==> flow/design.v <==
`timescale 1ns / 1ps
module bnn_core #(
    parameter  STRIDE = 1,
    parameter  IN_CHANNEL = 3,
    parameter  OUT_CHANNEL = 3,
    parameter  WEGT_WIDTH = 3,
    parameter  IN_DATA_WIDTH = 28,
    parameter  IN_DATA_1CH = IN_DATA_WIDTH ** 2,
    parameter  IN_DATA_SIZE = IN_DATA_1CH * IN_CHANNEL,
    parameter  WEGT_1CH = WEGT_WIDTH ** 2,
    parameter  WEGT_SIZE = WEGT_1CH * IN_CHANNEL,
    parameter  WEGTS_SIZE = OUT_CHANNEL * WEGT_SIZE,
    parameter  OUT_DATA_WIDTH = (IN_DATA_WIDTH - WEGT_WIDTH) / STRIDE +1,
    parameter  OUT_DATA_1CH = OUT_DATA_WIDTH ** 2,
    parameter  OUT_DATA_SIZE = OUT_CHANNEL * OUT_DATA_1CH,
    parameter  NUM_BUF = WEGT_WIDTH * IN_CHANNEL,
    parameter CORE_DELAY = 5
)(
	input	wire	                    clk,
	input	wire	                    reset_n,
    input   wire [WEGT_SIZE -1: 0]      i_weight,       
    input   wire [IN_DATA_WIDTH -1:0]   i_data,         
    input   wire                        i_valid,
    input   wire [CORE_DELAY - 1 : 0]   i_calc_valid,
	output  reg                         o_valid,
	output  reg  [OUT_DATA_WIDTH -1: 0] o_result        
    );
reg [1 : 0] core_channel_cnt;
always @(posedge clk or negedge reset_n) begin
    if(!reset_n) begin
        core_channel_cnt <= 0;
    end
    else if(i_valid) begin
        if(core_channel_cnt == 2) begin
            core_channel_cnt <= 0;
        end
        else begin
            core_channel_cnt <= core_channel_cnt + 1;
        end
    end
    else begin
        core_channel_cnt <= 0;
    end
end
integer i, j;
reg [IN_DATA_WIDTH - 1 : 0] r_input_mem_data [NUM_BUF - 1 : 0];
always @(posedge clk or negedge reset_n) begin
	if(!reset_n) begin
		for(i = 0; i < NUM_BUF; i = i + 1) begin
			r_input_mem_data[i] <= {IN_DATA_WIDTH{1'b0}};
		end
	end
	else if(i_valid && core_channel_cnt == 0) begin		 
		for(i = 0; i < IN_CHANNEL; i = i + 1) begin
			r_input_mem_data[i * WEGT_WIDTH] 	    <= r_input_mem_data[i * WEGT_WIDTH + 1];
			r_input_mem_data[i * WEGT_WIDTH + 1] 	<= r_input_mem_data[i * WEGT_WIDTH + 2];
		end
		r_input_mem_data[2] <= i_data;
		r_input_mem_data[5] <= 0;
		r_input_mem_data[8] <= 0;
	end
	else if(i_valid) begin
		r_input_mem_data[core_channel_cnt * WEGT_WIDTH + 2] <= i_data;
	end
end
reg [WEGT_SIZE - 1 : 0] r_weight;
always @(posedge clk or negedge reset_n) begin
    if(!reset_n) begin
        r_weight <= {WEGT_SIZE{1'b0}};
    end
    else if(i_valid) begin
        r_weight <= i_weight;
    end
end
wire [WEGT_SIZE - 1 : 0] sliced_input [OUT_DATA_WIDTH - 1 : 0];
genvar a,b,c;
generate
	for(a = 0; a < OUT_DATA_WIDTH; a = a + 1) begin
		for(b = 0; b < IN_CHANNEL; b = b + 1) begin
			for(c = 0; c < WEGT_WIDTH; c = c + 1) begin
				assign sliced_input[a][(WEGT_SIZE - 1) - b * WEGT_1CH - c * WEGT_WIDTH -: WEGT_WIDTH] 
				= r_input_mem_data[b * WEGT_WIDTH + c][(IN_DATA_WIDTH - 1) - a -: WEGT_WIDTH];
			end
		end
	end
endgenerate
reg [WEGT_SIZE - 1 : 0 ] r_sliced_input [OUT_DATA_WIDTH - 1 : 0];
always @(posedge clk or negedge reset_n) begin
	if(!reset_n) begin
		for(i = 0; i < OUT_DATA_WIDTH; i = i + 1) begin
			r_sliced_input[i] <= {WEGT_SIZE{1'b0}};
		end
	end
	else if(i_calc_valid[1]) begin
		for(i = 0; i < OUT_DATA_WIDTH; i = i + 1) begin
			r_sliced_input[i] <= sliced_input[i];
		end
	end
end
wire [WEGT_SIZE - 1 : 0] xnor_result [OUT_DATA_WIDTH - 1 : 0];
genvar d;
generate
	for(d = 0; d < OUT_DATA_WIDTH; d = d + 1) begin
		assign xnor_result[d] = ~ (r_sliced_input[d] ^ r_weight);
	end
endgenerate
reg [WEGT_SIZE - 1 : 0] r_xnor_result [OUT_DATA_WIDTH - 1 : 0];
always @(posedge clk or negedge reset_n) begin
	if(!reset_n) begin
		for(i = 0; i < OUT_DATA_WIDTH; i = i + 1) begin
			r_xnor_result[i] <= {WEGT_SIZE{1'b0}};
		end
	end
	else if(i_calc_valid[2]) begin
		for(i = 0; i < OUT_DATA_WIDTH; i = i + 1) begin
			r_xnor_result[i] <= xnor_result[i];
		end
	end
end
reg [4 : 0] popcnt_result [OUT_DATA_WIDTH - 1 : 0];
always @(*) begin
	for(i = 0; i < OUT_DATA_WIDTH; i = i + 1) begin
		popcnt_result[i] = 0;
		for(j = 0; j < WEGT_SIZE; j = j + 1) begin
			popcnt_result[i] = popcnt_result[i] + r_xnor_result[i][j];
		end
	end
end
reg [4 : 0] r_popcnt_result [OUT_DATA_WIDTH - 1 : 0];
always @(posedge clk or negedge reset_n) begin
	if(!reset_n) begin
		for(i = 0; i < OUT_DATA_WIDTH; i = i + 1) begin
			r_popcnt_result[i] <= {WEGT_SIZE{1'b0}};
		end
	end
	else if(i_calc_valid[3]) begin
		for(i = 0; i < OUT_DATA_WIDTH; i = i + 1) begin
			r_popcnt_result[i] <= popcnt_result[i];
		end
	end
end
wire [OUT_DATA_WIDTH - 1 : 0] result;
genvar e;
generate
	for(e = 0; e < OUT_DATA_WIDTH; e = e + 1) begin
		assign result[(OUT_DATA_WIDTH - 1) - e] = (r_popcnt_result[e] << 1) > WEGT_SIZE ? 1 : 0;
	end
endgenerate
always @(posedge clk or negedge reset_n) begin
	if(!reset_n) begin
		o_result <= {WEGT_SIZE{1'b0}};
	end
	else if(i_calc_valid[4]) begin
		o_result <= result;
	end
end
always @(posedge clk or negedge reset_n) begin
    if(!reset_n) begin
        o_valid <= 0;
    end
    else begin
        o_valid <= i_calc_valid[4];
    end
end
endmodule
`timescale 1ns / 1ps
module bnn_layer
#(
	parameter CNT_BIT = 31,
	parameter IN_MEM_DWIDTH = 28,
	parameter IN_MEM_AWIDTH = 7,
	parameter IN_MEM_DEPTH  = 84,
	parameter WEGT_MEM_DWIDTH = 27,
	parameter WEGT_MEM_AWIDTH = 2,
	parameter WEGT_MEM_DEPTH  = 3,
	parameter OUT_MEM_DWIDTH = 26,
	parameter OUT_MEM_AWIDTH = 5,
	parameter OUT_MEM_DEPTH  = 78,
    parameter  STRIDE = 1,
    parameter  IN_CHANNEL = 3,
    parameter  OUT_CHANNEL = 3,
    parameter  WEGT_WIDTH = 3,
    parameter  IN_DATA_WIDTH = 28,
    parameter  IN_DATA_1CH = IN_DATA_WIDTH ** 2,
    parameter  IN_DATA_SIZE = IN_DATA_1CH * IN_CHANNEL,  
    parameter  WEGT_1CH = WEGT_WIDTH ** 2,
    parameter  WEGT_SIZE = WEGT_1CH * IN_CHANNEL,
    parameter  WEGTS_SIZE = OUT_CHANNEL * WEGT_SIZE,
    parameter  OUT_DATA_WIDTH = (IN_DATA_WIDTH - WEGT_WIDTH) / STRIDE +1,
    parameter  OUT_DATA_1CH = OUT_DATA_WIDTH ** 2,
    parameter  OUT_DATA_SIZE = OUT_CHANNEL * OUT_DATA_1CH,
    parameter  NUM_BUF = WEGT_WIDTH * IN_CHANNEL,
    parameter  STATE_WIDTH = 3,
    parameter  CORE_DELAY = 5
)
(
    input 				        clk,
    input 				        reset_n,
	input 				        i_run,
	input  [CNT_BIT-1:0]	    i_num_cnt,
	output   			        o_idle,
	output   			        o_read,
	output                      o_write,
	output  			        o_done,
	output[IN_MEM_AWIDTH-1:0] 	addr_input,
	output 				        ce_input,
	output 				        we_input,
	input [IN_MEM_DWIDTH-1:0]   q_input,
	output[IN_MEM_DWIDTH-1:0] 	d_input,
	output[WEGT_MEM_AWIDTH-1:0] addr_weight,
	output 				        ce_weight,
	output 				        we_weight,
	input [WEGT_MEM_DWIDTH-1:0] q_weight,
	output[WEGT_MEM_DWIDTH-1:0] d_weight,
    output[OUT_MEM_AWIDTH-1:0] 	addr_output,
	output 				        ce_output,
	output 				        we_output,
	input [OUT_MEM_DWIDTH-1:0]  q_output,
	output[OUT_MEM_DWIDTH-1:0] 	d_output
    );
localparam S_IDLE	= 2'b00;
localparam S_RUN	= 2'b01;
localparam S_DONE  	= 2'b10;
reg [1:0] c_state_read;  
reg [1:0] n_state_read;  
reg [1:0] c_state_write;  
reg [1:0] n_state_write;  
wire      is_write_start;
wire      calc_valid;
wire      out_channel_end;
wire      wegt_read;
wire      result_valid;
wire	  is_write_done;
wire	  is_read_done;
always @(posedge clk or negedge reset_n) begin
    if(!reset_n) begin
		c_state_read <= S_IDLE;
    end else begin
		c_state_read <= n_state_read;
    end
end
always @(posedge clk or negedge reset_n) begin
    if(!reset_n) begin
		c_state_write <= S_IDLE;
    end else begin
		c_state_write <= n_state_write;
    end
end
always @(*) 
begin
	n_state_read = c_state_read;  
	case(c_state_read)
	S_IDLE	: if(i_run)
				n_state_read = S_RUN;
	S_RUN   : if(is_read_done)
				n_state_read = S_DONE;
	S_DONE	: n_state_read 	 = S_IDLE;
	endcase
end 
always @(*) 
begin
	n_state_write = c_state_write;  
	case(c_state_write)
	S_IDLE	: if(is_write_start)
				n_state_write = S_RUN;
	S_RUN   : if(is_write_done)
				n_state_write = S_DONE;
	S_DONE	: n_state_write   = S_IDLE;
	endcase
end 
assign o_idle 		= (c_state_read == S_IDLE) && (c_state_write == S_IDLE);
assign o_read 		= (c_state_read == S_RUN);
assign o_write 		= (c_state_write == S_RUN);
assign o_done 		= (c_state_write == S_DONE);  
reg [CNT_BIT-1:0] num_cnt;
reg [3:0] o_write_cnt;
always @(posedge clk or negedge reset_n) begin
    if(!reset_n) begin
        num_cnt <= 0;  
    end else if (i_run) begin
        num_cnt <= i_num_cnt;
	end else if (o_done) begin
		num_cnt <= 0;
	end
end
reg [1:0] in_channel_cnt;
always @(posedge clk or negedge reset_n) begin	 
	if(!reset_n) begin
		in_channel_cnt <= 1;
	end
	else if(in_channel_cnt >= 2) begin
		in_channel_cnt <= 0;
	end
	else if(o_read) begin
		in_channel_cnt <= in_channel_cnt + 1;
	end
end
reg [2 : 0] out_channel_cnt;
always @(posedge clk or negedge reset_n) begin
	if(!reset_n) begin
		out_channel_cnt <= 0;
	end
	else if(out_channel_end) begin
		out_channel_cnt <= out_channel_cnt + 1;
	end
	else if(out_channel_cnt == OUT_CHANNEL) begin
		out_channel_cnt <= 0;
	end
end
reg [IN_DATA_WIDTH - 1 : 0] row_cnt;
always @(posedge clk or negedge reset_n) begin	
	if(!reset_n) begin
		row_cnt <= 0;
	end
	else if(row_cnt >= IN_DATA_WIDTH) begin
		row_cnt <= 0;
	end
	else if(o_read && in_channel_cnt == 2) begin
		row_cnt <= row_cnt + 1;
	end
end
reg [CORE_DELAY - 1 : 0] r_calc_valid;
always @(posedge clk or negedge reset_n) begin
	if(!reset_n) begin
		r_calc_valid <= {CORE_DELAY{1'b0}};
	end
	else begin
		r_calc_valid <= {r_calc_valid[CORE_DELAY - 2 : 0],{calc_valid}};
	end
end
reg [CNT_BIT-1:0] addr_cnt_read_input;
reg [CNT_BIT-1:0] addr_cnt_read_weight; 
reg [CNT_BIT-1:0] addr_cnt_write;
assign is_read_done  = o_read  && (out_channel_cnt == OUT_CHANNEL - 1) && out_channel_end ;
assign is_write_done = o_write && (addr_cnt_write == OUT_MEM_DEPTH - 1) && (|r_calc_valid == 0);
assign calc_valid	= o_read && (in_channel_cnt == 0) && (row_cnt > 2);
assign out_channel_end = (addr_cnt_read_input == IN_MEM_DEPTH - 1); 
assign wegt_read    = o_read && (out_channel_cnt > 0) && (in_channel_cnt == 0) &&(row_cnt == 2);
always @(posedge clk or negedge reset_n) begin
    if(!reset_n) begin
        addr_cnt_read_input <= 0;  
    end else if (is_read_done | out_channel_end) begin
        addr_cnt_read_input <= 0; 
    end else if (o_read) begin
        addr_cnt_read_input <= IN_DATA_WIDTH * in_channel_cnt + row_cnt;
	end
end
always @(posedge clk or negedge reset_n) begin
    if(!reset_n) begin
        addr_cnt_read_weight <= 0;  
    end else if (is_read_done) begin
        addr_cnt_read_weight <= 0; 
    end else if (wegt_read) begin
        addr_cnt_read_weight <= addr_cnt_read_weight + 1;
	end
end
always @(posedge clk or negedge reset_n) begin
    if(!reset_n) begin
        addr_cnt_write <= 0;  
    end else if (is_write_done) begin
        addr_cnt_write <= 0; 
    end else if (o_write && result_valid ) begin
        addr_cnt_write <= addr_cnt_write + 1;
	end
end
reg  r_valid;
always @(posedge clk or negedge reset_n) begin
    if(!reset_n) begin
        r_valid <= {IN_MEM_DWIDTH{1'b0}};  
    end else begin
	    r_valid <= o_read;  
    end
end
assign addr_input 	= addr_cnt_read_input;
assign ce_input 	= o_read;
assign we_input 	= 1'b0;  
assign d_input		= {IN_MEM_DWIDTH{1'b0}};  
wire [IN_MEM_DWIDTH - 1 : 0]    input_mem_data;
assign input_mem_data = q_input;
assign addr_weight 	= addr_cnt_read_weight;
assign ce_weight 	= o_read;    
assign we_weight 	= 1'b0;  
assign d_weight		= {IN_MEM_DWIDTH{1'b0}};  
wire [WEGT_MEM_DWIDTH - 1:0] 	weight_mem_data;
assign weight_mem_data = q_weight; 
wire [OUT_MEM_DWIDTH-1:0] w_result;
bnn_core #(
.WEGT_WIDTH     (WEGT_WIDTH),
.IN_DATA_WIDTH  (IN_DATA_WIDTH),
.STRIDE         (STRIDE),
.IN_CHANNEL     (IN_CHANNEL),
.OUT_CHANNEL    (OUT_CHANNEL)
) u_bnn_core (
.clk            (clk),
.reset_n        (reset_n),
.i_weight       (weight_mem_data),
.i_data         (input_mem_data),
.i_valid	    (r_valid),
.i_calc_valid   (r_calc_valid),
.o_valid        (result_valid),
.o_result       (w_result)
);
assign is_write_start = r_calc_valid[4];
assign addr_output 	= addr_cnt_write;
assign ce_output 	= o_write && result_valid;
assign we_output 	= o_write;
assign d_output		= w_result;
endmodule
module bnn_layer0 (
    input  wire        clk,
    input  wire        reset_n,
    input  wire        i_run,
    output wire        o_idle,
    output wire        o_done,
    output wire [6:0]  addr_input,
    output wire        ce_input,
    input  wire [27:0] q_input,
    output wire [1:0]  addr_weight,
    output wire        ce_weight,
    input  wire [26:0] q_weight,
    output wire [6:0]  addr_output,
    output wire        we_output,
    output wire [25:0] d_output
);
wire        w_read, w_write;
wire        w_we_input, w_we_weight, w_ce_output, w_we_output;
wire [27:0] w_d_input;
wire [26:0] w_d_weight;
bnn_layer #(
    .CNT_BIT         (31),
    .IN_MEM_DWIDTH   (28),
    .IN_MEM_AWIDTH   (7),
    .IN_MEM_DEPTH    (84),
    .WEGT_MEM_DWIDTH (27),
    .WEGT_MEM_AWIDTH (2),
    .WEGT_MEM_DEPTH  (3),
    .OUT_MEM_DWIDTH  (26),
    .OUT_MEM_AWIDTH  (7),
    .OUT_MEM_DEPTH   (78),
    .WEGT_WIDTH      (3),
    .IN_DATA_WIDTH   (28),
    .STRIDE          (1),
    .IN_CHANNEL      (3),
    .OUT_CHANNEL     (3)
) u_bnn_layer (
    .clk         (clk),
    .reset_n     (reset_n),
    .i_run       (i_run),
    .i_num_cnt   (31'd84),
    .o_idle      (o_idle),
    .o_read      (w_read),
    .o_write     (w_write),
    .o_done      (o_done),
    .addr_input  (addr_input),
    .ce_input    (ce_input),
    .we_input    (w_we_input),
    .q_input     (q_input),
    .d_input     (w_d_input),
    .addr_weight (addr_weight),
    .ce_weight   (ce_weight),
    .we_weight   (w_we_weight),
    .q_weight    (q_weight),
    .d_weight    (w_d_weight),
    .addr_output (addr_output),
    .ce_output   (w_ce_output),
    .we_output   (w_we_output),
    .q_output    (26'd0),
    .d_output    (d_output)
);
assign we_output = w_ce_output & w_we_output;
endmodule
* Tool chain data of bnn_layer0
Tool output for the design above, in the order of the flow. Line numbers count from 1 in the design file above. Operators carry their Yosys type and port widths (W data, S select, Z words). Not given: n/a
Inputs: top module bnn_layer0, clock clk, cell library sky130hd, timing corner tt_025C_1v80

* After elaboration
Source: Yosys, flattened and elaborated. Widths are those after wreduce. Registers that Yosys merges into a memory's read port (data or address) are not register bits. Print and check cells do not count. Equal cells are merged and count once.
Word-level totals: flip-flop bits (word level) 1978, input port bits 58, output and inout port bits 47
Operators by class: magnitude comparators 30, bitwise gates (word level) 54, multiplexer cells 73, reductions and logical operators 49, $mul 2, equal/unequal tests 23, add/sub/neg operators 684
Operator list (count):
- $add A5 B1 Y5 | 572
- $mux W28 | 29
- $xor A27 B27 Y27 | 26
- $not A27 Y27 | 26
- $mux W31 | 6
- $gt A6 B5 Y1 const B | 26
- $add A4 B1 Y5 | 26
- $add A3 B1 Y4 | 26
- $add A2 B1 Y3 | 26
- $add A31 B1 Y31 const B | 2
- $eq A31 B7 Y1 const B | 2
- $add A1 B1 Y2 | 26
- $reduce_bool A2 Y1 | 16
- $logic_not A32 Y1 | 1
- $add A31 B28 Y31 | 1
- $add A28 B1 Y28 const B | 1
- $gt A28 B2 Y1 const B | 1
- $eq A28 B2 Y1 const B | 1
- $ge A28 B5 Y1 const B | 1
- $mux W1 | 26
- $reduce_and A2 Y1 | 9
- $eq A4 B3 Y1 const B | 4
- $mux W2 | 8
- $logic_and A1 B1 Y1 | 13
- $pmux W2 S3 | 2
- $mul A3 B2 Y5 const A | 1
- $eq A2 B2 Y1 const B | 4
- $mul A2 B2 Y4 const B | 1
Not listed: further kinds 20, cells in them 32.

* Depth
Yosys ltp: most cells in a row. Word level: on the elaborated netlist, between registers, memories and ports. Mapped: between sequential cells and ports; inverters and the memories' decode and read muxes count.
Depth: depth in word-level cells 26, ABC_AREA 0, depth in mapped cells 18, gate-level depth less buffers 18

* After synthesis
Source: synth_stat.txt of the flow (Yosys; design flattened, memories mapped). It holds for the ABC_AREA given above (unset counts as 0); a run with the other value may have another netlist. Totals and module areas in this step are rounded.
Cells by type (count):
- sky130_fd_sc_hd__dfrtp_1 | 1470
- sky130_fd_sc_hd__mux2_2 | 854
- sky130_fd_sc_hd__fa_1 | 469
- sky130_fd_sc_hd__xnor2_1 | 808
- sky130_fd_sc_hd__inv_1 | 942
- sky130_fd_sc_hd__ha_1 | 253
- sky130_fd_sc_hd__o21ai_0 | 464
- sky130_fd_sc_hd__nand2_1 | 539
- sky130_fd_sc_hd__clkbuf_1 | 200
- sky130_fd_sc_hd__a21oi_1 | 114
- sky130_fd_sc_hd__buf_2 | 75
- sky130_fd_sc_hd__a21o_1 | 47
- sky130_fd_sc_hd__nor2_1 | 94
- sky130_fd_sc_hd__xor2_1 | 24
- sky130_fd_sc_hd__a31oi_1 | 27
- sky130_fd_sc_hd__mux2i_1 | 16
- sky130_fd_sc_hd__a211oi_1 | 21
- sky130_fd_sc_hd__o21bai_1 | 17
Other cell types: 43; their cells: 187.
Synthesis totals: synthesis area 78400 µm², flip-flop cells 1473, sequential part of the area 36900 µm², mapped cells 6621
By module: a second synthesis without flattening, with its own total; a netlist apart from the flattened one above.
Unflattened totals: cell total of the unflattened synthesis 7003, area total of the unflattened synthesis 80700 µm²
Rows give one instance, submodules left out.
By module:
- bnn_core | area 75000 µm², seq. area 34200 µm², instances 1, cells 6454
- bnn_layer | area 5680 µm², seq. area 2680 µm², instances 1, cells 546
- bnn_layer0 | area 13.8 µm², seq. area 0.0 µm², instances 1, cells 3

* Path before layout
Path of least setup slack by OpenSTA after synthesis, without wires, with an ideal clock, recovery checks aside; 20% of the period is set as input and as output delay. Where synthesis merged equal registers, the netlist keeps one of their names.
Path post-synthesis: kind register to register, start register u_bnn_layer.u_bnn_core.r_xnor_result[7][17], end register u_bnn_layer.u_bnn_core.r_popcnt_result[7][4], setup slack 870 ps, required time 5875 ps, path buffers 0, clock period 6000 ps, data arrival time 5006 ps, time at the first pin 0 ps, path delay 5131 ps, stages 19, synthesis period reached 5130 ps
"path delay" is the arrival time less input delay plus setup time. "stages": output pins that drive a net of the path, with the launching flip-flop's if there is one; two outputs of one cell count as two. "synthesis period reached" = period - worst setup slack (recovery checks aside). The figure is calculated, with input and output delays left at 20% of the set period. The rows between start and end are the longest chain of elaborated cells between them; the timing report does not say that the signal goes this way. Where chains are equally long, one stands for them. A line is the first line of the expression or statement that the cell stems from. Yosys adds cells for indexed reads and writes and turns some case tables into memories.
Between the ends, post-synthesis: cell sequence sky130_fd_sc_hd__dfrtp_1 sky130_fd_sc_hd__fa_1 sky130_fd_sc_hd__inv_1 sky130_fd_sc_hd__fa_1 sky130_fd_sc_hd__inv_1 sky130_fd_sc_hd__fa_1 sky130_fd_sc_hd__inv_1 sky130_fd_sc_hd__fa_1 sky130_fd_sc_hd__fa_1 sky130_fd_sc_hd__fa_1 sky130_fd_sc_hd__inv_1 sky130_fd_sc_hd__ha_1 sky130_fd_sc_hd__a21oi_1 sky130_fd_sc_hd__fa_1 sky130_fd_sc_hd__inv_1 sky130_fd_sc_hd__a21o_1 sky130_fd_sc_hd__a21oi_1 sky130_fd_sc_hd__xnor2_1 sky130_fd_sc_hd__mux2_2, cells in the longest elaborated chain 10, elaborated cells between the ends (all ways) 10, source lines of those cells 1, those cells by class add/sub (10)
Ends and longest elaborated chain, post-synthesis:
- start: declaration | line 107 | reg [WEGT_SIZE - 1 : 0] r_xnor_result [OUT_DATA_WIDTH - 1 : 0];
- start: assignment | line 111 | r_xnor_result[i] <= {WEGT_SIZE{1'b0}};
- start: assignment | line 116 | r_xnor_result[i] <= xnor_result[i];
- $add A5 B1 Y5 (10 in a row) | line 125 | popcnt_result[i] = popcnt_result[i] + r_xnor_result[i][j];
- end: assignment | line 133 | r_popcnt_result[i] <= {WEGT_SIZE{1'b0}};
- end: assignment | line 138 | r_popcnt_result[i] <= popcnt_result[i];
- end: declaration | line 129 | reg [4 : 0] r_popcnt_result [OUT_DATA_WIDTH - 1 : 0];

* Path in the finished layout
From the final timing report of run 1: the path of least setup slack in the routed layout; clock arrival at registers is part of the times. The report prints the path's times to 10 ps; the period is as set.
Path post-layout: kind register to register, start register u_bnn_layer.u_bnn_core.r_xnor_result[15][11], end register u_bnn_layer.u_bnn_core.r_popcnt_result[15][4], stages 16, setup slack 3010 ps, required time 9270 ps, path buffers 0, clock period 8600 ps, time at the first pin 770 ps, data arrival time 6260 ps
The rows between start and end are the longest chain of elaborated cells between them; the timing report does not say that the signal goes this way. Where chains are equally long, one stands for them.
Between the ends, post-layout: cell sequence sky130_fd_sc_hd__dfrtp_1 sky130_fd_sc_hd__fa_1 sky130_fd_sc_hd__fa_1 sky130_fd_sc_hd__inv_1 sky130_fd_sc_hd__fa_1 sky130_fd_sc_hd__fa_1 sky130_fd_sc_hd__fa_1 sky130_fd_sc_hd__fa_1 sky130_fd_sc_hd__inv_1 sky130_fd_sc_hd__ha_1 sky130_fd_sc_hd__a21o_1 sky130_fd_sc_hd__fa_1 sky130_fd_sc_hd__a21o_1 sky130_fd_sc_hd__a21oi_1 sky130_fd_sc_hd__xnor2_1 sky130_fd_sc_hd__mux2_2, cells in the longest elaborated chain 16, elaborated cells between the ends (all ways) 16, source lines of those cells 1, those cells by class add/sub (16)
Ends and longest elaborated chain, post-layout:
- start: declaration | line 107 | reg [WEGT_SIZE - 1 : 0] r_xnor_result [OUT_DATA_WIDTH - 1 : 0];
- start: assignment | line 111 | r_xnor_result[i] <= {WEGT_SIZE{1'b0}};
- start: assignment | line 116 | r_xnor_result[i] <= xnor_result[i];
- $add A5 B1 Y5 (16 in a row) | line 125 | popcnt_result[i] = popcnt_result[i] + r_xnor_result[i][j];
- end: assignment | line 133 | r_popcnt_result[i] <= {WEGT_SIZE{1'b0}};
- end: assignment | line 138 | r_popcnt_result[i] <= popcnt_result[i];
- end: declaration | line 129 | reg [4 : 0] r_popcnt_result [OUT_DATA_WIDTH - 1 : 0];

==> runs of bnn_layer0 <==
Settings and measured results of 2 stored flow runs for module bnn_layer0 (sky130hd), not sorted in any way. The constraints put input and output delay at 20% of the set period each and load the outputs with 0.01 pF.
"clock period achieved" means the clock period less the worst setup slack. The figure is calculated, with input and output delays left at 20% of the set period.
"time on the worst setup path" is the time allowed to the run's worst setup path (the clock period less input and output delay, where it has them) less its slack. Clock arrival times count: a late capture clock shortens it, a late launch clock lengthens it.
By "power consumption" is meant OpenSTA's value without simulated activity: inputs other than the clock are taken to toggle once in ten clock periods, and the tool carries that through the logic.
"time on the worst setup path" is given in steps of 10 ps.
The measured numbers are rounded.

[run 1] flow files
==> flow/run.sh <==
#!/bin/bash
# the make line also repeats the synthesis and layout settings of config.mk as NAME=value (left out here)
make -C /OpenROAD-flow-scripts/flow DESIGN_CONFIG=/design/flow/config.mk WORK_HOME=/design/flow/orfs CLKGATE_MAP_FILE= finish
==> flow/config.mk <==
export PLATFORM = sky130hd
export DESIGN_NAME = bnn_layer0
export DESIGN_NICKNAME = bnn_layer0
export VERILOG_FILES = /design/flow/design.v
export SDC_FILE = /design/flow/constraint.sdc
export NUM_CORES = 4
export LEC_CHECK = 0
export CAP_MARGIN = 20
export CELL_PAD_IN_SITES_GLOBAL_PLACEMENT = 3
export CORE_ASPECT_RATIO = 0.55
export CORE_MARGIN = 5
export CORE_UTILIZATION = 33
export CTS_CLUSTER_DIAMETER = 166
export CTS_CLUSTER_SIZE = 34
export GPL_TIMING_DRIVEN = 0
export HOLD_SLACK_MARGIN = 0.18
export PLACE_DENSITY_LB_ADDON = 0.15
export SETUP_SLACK_MARGIN = 0.48
export SLEW_MARGIN = 20
export TNS_END_PERCENT = 65
==> flow/constraint.sdc <==
create_clock -name core_clock -period 8.6 [get_ports {clk}]
set_input_delay 1.7200 -clock core_clock [delete_from_list [all_inputs] [get_ports {clk}]]
set_output_delay 1.7200 -clock core_clock [all_outputs]
set_load 0.01 [all_outputs]

[run 1] result: power consumption 10.7 mW; setup TNS 0 ps; worst setup slack after layout 3010 ps; clock period achieved 5585 ps; time on the worst setup path 5590 ps; critical path type register to register; area of the synthesized netlist 78400 µm²; standard-cell area after layout 86900 µm²; overall die area 248000 µm²; final design utilization 0.369; final worst hold slack 394 ps

[run 2] flow files
==> flow/run.sh <==
#!/bin/bash
# the make line also repeats the synthesis and layout settings of config.mk as NAME=value (left out here)
make -C /OpenROAD-flow-scripts/flow DESIGN_CONFIG=/design/flow/config.mk WORK_HOME=/design/flow/orfs CLKGATE_MAP_FILE= finish
==> flow/config.mk <==
export PLATFORM = sky130hd
export DESIGN_NAME = bnn_layer0
export DESIGN_NICKNAME = bnn_layer0
export VERILOG_FILES = /design/flow/design.v
export SDC_FILE = /design/flow/constraint.sdc
export NUM_CORES = 4
export LEC_CHECK = 0
export CAP_MARGIN = 20
export CELL_PAD_IN_SITES_GLOBAL_PLACEMENT = 3
export CORE_ASPECT_RATIO = 0.55
export CORE_MARGIN = 10
export CORE_UTILIZATION = 33
export CTS_CLUSTER_DIAMETER = 191
export CTS_CLUSTER_SIZE = 34
export GPL_TIMING_DRIVEN = 0
export HOLD_SLACK_MARGIN = 0.18
export SETUP_SLACK_MARGIN = 0.48
export SLEW_MARGIN = 20
export TNS_END_PERCENT = 65
==> flow/constraint.sdc <==
create_clock -name core_clock -period 8.6 [get_ports {clk}]
set_input_delay 1.7200 -clock core_clock [delete_from_list [all_inputs] [get_ports {clk}]]
set_output_delay 1.7200 -clock core_clock [all_outputs]
set_load 0.01 [all_outputs]

[run 2] result: power consumption 10.8 mW; setup TNS 0 ps; worst setup slack after layout 2970 ps; clock period achieved 5628 ps; time on the worst setup path 5630 ps; critical path type register to register; area of the synthesized netlist 78400 µm²; standard-cell area after layout 86900 µm²; overall die area 258000 µm²; final design utilization 0.368; final worst hold slack 395 ps
